==> flow/design.v <==
`timescale 1ns / 1ps
module day3_part2_top( clk, rst, rom_addr, rom_data, sum, done );
    input clk;
    input rst;
    output [13:0] rom_addr;
    input [7:0] rom_data;
    output [31:0] sum;
    output done;
    reg [13:0] addr;
    wire [7:0] rom_out;
    reg [63:0] sub_group1;
    reg [63:0] sub_group2;
    reg [63:0] sub_group3;
    reg [63:0] comparator;
    reg [7:0] value;
    reg [31:0] sum_triples;
    localparam READ_1 = 3'b000, READ_2 = 3'b001, READ_3 = 3'b010, COMPARE = 3'b011, GET_VAL = 3'b100, CHECK = 3'b101, DONE = 3'b110;
    reg [2:0] state;
    reg int_done;
    assign sum = sum_triples;
    assign done = int_done;
    assign rom_addr = addr;
    assign rom_out = rom_data;
    always @ (posedge clk)
    begin
    if (rst)
    begin
        addr <= 14'b0;
        sub_group1 <= 64'b0;
        sub_group2 <= 64'b0;
        sub_group3 <= 64'b0;
        comparator <= 64'b0;
        value <= 8'b0;
        sum_triples <= 32'b0;
        state <= READ_1;
        int_done <= 1'b0;
    end
    else
    case (state)
    READ_1:
    begin
        addr <= addr + 1;
        if (rom_out == 8'b0)
            state <= READ_2;
        else
            sub_group1[rom_out] <= 1'b1;
    end
    READ_2:
    begin
        addr <= addr + 1;
        if (rom_out == 8'b0)
            state <= READ_3;
        else
            sub_group2[rom_out] <= 1'b1;
    end
    READ_3:
    begin
        addr <= addr + 1;
        if (rom_out == 8'b0)
            state <= COMPARE;
        else
            sub_group3[rom_out] <= 1'b1;
    end
    COMPARE:
    begin
        comparator <= sub_group1 & sub_group2 & sub_group3;
        if ((sub_group1 & sub_group2 & sub_group3) != 64'b0)
        begin
            value <= 8'b0;
            state <= GET_VAL;
        end
        else
        begin
            state <= CHECK;
        end
    end
    GET_VAL:
    begin
        comparator <= comparator >> 1;
        value <= value + 1;
        if (comparator == 1'b1)
        begin
            state <= CHECK;
            sum_triples <= sum_triples + value;
        end
    end
    CHECK:
    begin
        if (rom_out == 8'b0)
            state <= DONE;
        else
        begin
            state <= READ_1;
            sub_group1 <= 64'b0;
            sub_group2 <= 64'b0;
            sub_group3 <= 64'b0;
            comparator <= 64'b0;
        end
    end
    DONE:
    begin
        int_done <= 1'b1;
    end
    endcase
    end
endmodule
# Tool chain data of day3_part2_top
# Tool output for the design above, in the order of the flow.
# Line numbers count from 1 in the design file above.
# Library cell names are shortened.
# A cell with n/a has no value.
# inputs
top_module	day3_part2_top
clk_port	clk
library	sky130hd
pvt_corner	tt_025C_1v80

# Word-level counts
# Counts by Yosys on the flattened word-level netlist (proc, flatten, opt, wreduce; memories kept). Register bits leave out memories and registers merged into their read ports (data or address). Print and check cells are left out. Cells with the same type and inputs are merged into one.
# op_classes
n_addsub	4
n_eq	16
n_shift	1
n_mux	17
n_logic	9
n_reduce_logical	17
# ops
op	n
64-bit parallel mux with 2-bit select	3
64-bit bitwise AND	5
64-bit 2-to-1 mux	4
64-bit OR	3
64-bit parallel mux with 3-bit select	1
1-bit by 9-bit variable shift with 64-bit output (first input constant)	1
64-bit by 1-bit == test with 1-bit output (second input constant)	1
64-bit inverter	1
64-bit nonzero test	1
32-bit by 8-bit adder with 32-bit output	1
2-bit != test (second input constant)	9
3-bit parallel mux with 6-bit select	1
8-bit parallel mux with 2-bit select	1
3-bit 2-to-1 mux	5
14-bit by 1-bit adder with 14-bit output (second input constant)	1
3-bit == test (second input constant)	3
3-bit AND reduction	3
8-bit negator with 9-bit output	1
2-bit nonzero test	4
8-bit by 1-bit adder with 8-bit output (second input constant)	1
8-bit zero test	1
8-bit 2-to-1 mux	1
2-bit AND reduction	3
3-bit by 2-bit == test with 1-bit output (second input constant)	2
6-bit nonzero test	1
5-bit AND reduction	1
3-bit by 1-bit == test with 1-bit output (second input constant)	1
3-bit zero test	1
# Other operator kinds: 3; their cells: 3.
# bits
register_bits	314
out_inout_bits	47
word_cells	73

# Depth
# Longest topological path by Yosys (ltp), each cell counted once; first at word level (registers and memories cut), then after technology mapping (sequential cells cut; the memories' decode and read muxes count).
# depth
word_depth	7
ABC_AREA	0
depth_mapped	11

# Netlist
# The flow's flattened synthesis, as Yosys stat reports it; memories are mapped. The netlist is that of the ABC_AREA named above (0 if unset); the other value can give another one.
# types
cell	n	area_total_um2
dfxtp_1	318	6.37E+03
nor2_1	242	908.371
a21oi_1	133	665.638
a311oi_1	63	551.779
nand2_1	146	548.026
a22o_1	57	499.229
nand2b_1	68	425.408
nand3_1	83	415.398
clkbuf_1	79	296.534
o21ai_0	46	230.221
nor4_1	31	193.936
nand4_1	30	187.68
xnor2_1	19	166.41
ha_1	11	137.632
xor2_1	11	96.342
buf_2	15	75.072
or4_1	10	75.072
nor3_1	14	70.067
# Not listed: further types 38, cells in them 118.
# mapped
stdcells	1494
mapped_area_um2	12819.8
seqArea_um2	6366.1
ff_cells	318
n_buf	94

# Worst setup path after synthesis
# Path of least setup slack by OpenSTA after synthesis, without wires, with an ideal clock, recovery checks aside; 20% of the period is set as input and as output delay. Where synthesis merged equal registers, the netlist keeps one of their names.
# synth_path
path_type	input to register
startpoint	input rom_data[0]
endpoint	register sub_group2[17]
clock_period_ns	4.0
setup_time_ns	0.065
t_first_pin_ns	0.800
t_arrival_ns	2.794
required_time_ns	3.935
setup_slack_ns	1.141
delay_ns	2.059
driving_pins	10
path_buffers	1
period_less_setup_slack_ns	2.859
# "delay_ns" is the arrival time less input delay plus setup time.
# "driving_pins": output pins that drive a net of the path, with the launching flip-flop's if there is one; two outputs of one cell count as two.
# "period_less_setup_slack_ns" = period - worst setup slack (recovery checks aside). The figure is calculated, with input and output delays left at 20% of the set period.
# Between the ends stands the longest chain of elaborated cells between them, by number of cells; it is not shown to be the way that was timed. Of several equally long chains one is given.
# A line is the first line of the expression or statement that the cell stems from. Yosys adds cells for indexed reads and writes and turns some case tables into memories.
# At most two assigning lines are given for a register; there are more.
# synth_via
cell_sequence	clkbuf_1 -> inv_1 -> ha_1 -> nor3b_1 -> or3b_2 -> a21oi_1 -> o221ai_1 -> nor2_1 -> a21oi_1 -> nor2_1
elab_chain_len	7
cone_cells	12
classes_between	add/sub (1); eq/ne (2); shift (1); mux (3); logic (3); reduce/logical (2)
# synth_lines
element	line	text
start, declared	6	input [7:0] rom_data;
8-bit negator with 9-bit output	54	sub_group2[rom_out] <= 1'b1;
1-bit by 9-bit variable shift with 64-bit output	54
64-bit inverter	54
64-bit bitwise AND	54
64-bit OR	54
64-bit 2-to-1 mux	51	if (rom_out == 8'b0)
64-bit parallel mux with 2-bit select	39	case (state)
end, assigned	30	sub_group2 <= 64'b0;
end, assigned	54
end, declared	12	reg [63:0] sub_group2;

# Path in the finished layout
# Path of least setup slack in the final report of record 1 (OpenROAD, finished layout, wires in). Where an end is a register, its clock arrival counts in the times.
# layout_path
path_type	register to register
startpoint	register value[0]
endpoint	register sum_triples[28]
clock_period_ns	2.87
setup_time_ns	0.07
t_first_pin_ns	0.52
t_arrival_ns	3.09
required_time_ns	3.32
setup_slack_ns	0.22
driving_pins	12
path_buffers	1
# Between the ends stands the longest chain of elaborated cells between them, by number of cells; it is not shown to be the way that was timed. Of several equally long chains one is given.
# At most two assigning lines are given for a register; there are more.
# layout_via
cell_sequence	dfxtp_1 -> ha_2 -> inv_1 -> fa_2 -> nor2b_1 -> o21ai_1 -> a21boi_1 -> o21ai_1 -> buf_4 -> a2111oi_4 -> or3b_1 -> a21oi_1
elab_chain_len	1
cone_cells	1
lines_between	1
classes_between	add/sub (1)
# layout_lines
element	line	text
start, declared	15	reg [7:0] value;
start, assigned	33	value <= 8'b0;
start, assigned	80	value <= value + 1;
32-bit by 8-bit adder with 32-bit output	84	sum_triples <= sum_triples + value;
end, assigned	34	sum_triples <= 32'b0;
end, assigned	84
end, declared	16	reg [31:0] sum_triples;

# Flow measurements of day3_part2_top on sky130hd: 4 stored runs with different settings, listed in no order. Input and output delays are each 20% of the period that was set; the output load is 0.01 pF.
# "clock_period_reached_ns" means the clock period less the worst setup slack. The figure is calculated, with input and output delays left at 20% of the set period.
# "timing.worst_path_ns" is the time allowed to the run's worst setup path (the clock period less input and output delay, where it has them) less its slack. Clock arrival times count: a late capture clock shortens it, a late launch clock lengthens it.
# "total_power_mw" is the tool's figure for a default switching activity; nothing was simulated.
# A setting shown as -- is not set for that run.
# Results: -- = not shown.
name,record 1,record 2,record 3,record 4
period_ns,2.87,4.0,2.81,3.46
CAP_MARGIN,20,20,5,30
CORE_MARGIN,2,3,4,8
CORE_UTILIZATION,40,40,51,50
SLEW_MARGIN,20,20,5,5
ABC_AREA,--,1,1,1
CELL_PAD_IN_SITES_DETAIL_PLACEMENT,--,1,--,--
CELL_PAD_IN_SITES_GLOBAL_PLACEMENT,--,3,--,2
CORE_ASPECT_RATIO,--,1.99,--,1.08
CTS_CLUSTER_SIZE,--,96,66,64
GPL_ROUTABILITY_DRIVEN,--,1,0,1
GPL_TIMING_DRIVEN,--,0,--,0
HOLD_SLACK_MARGIN,--,0.26,--,--
MIN_ROUTING_LAYER,--,met1,--,met2
SETUP_SLACK_MARGIN,--,0.74,--,0.11
CTS_CLUSTER_DIAMETER,--,--,260,366
MAX_ROUTING_LAYER,--,--,met4,--
PLACE_DENSITY_LB_ADDON,--,--,0.19,--
TNS_END_PERCENT,--,--,90,65
PLACE_DENSITY,--,--,--,0.64
hold_worst_slack_ns,0.349,--,0.449,--
design.die.area_um2,33498.2,--,29989.6,--
total_power_mw,9.250,--,6.705,--
setupTns_ns,0.000,--,0.000,--
fin_util_frac,0.495,--,0.568,--
ws_setup_ns,0.225,--,0.372,--
synthArea_um2,12819.8,--,13914.6,--
timing.worst_path_ns,2.65,--,2.44,--
worst_path_kind,register to register,--,register to register,--
clock_period_reached_ns,2.645,--,2.438,--
final_cell_area_um2,15607.5,--,15258.4,--
# Record 2: no results, placement failed with GPL-0301
# Record 4: no results, placement failed with GPL-0301
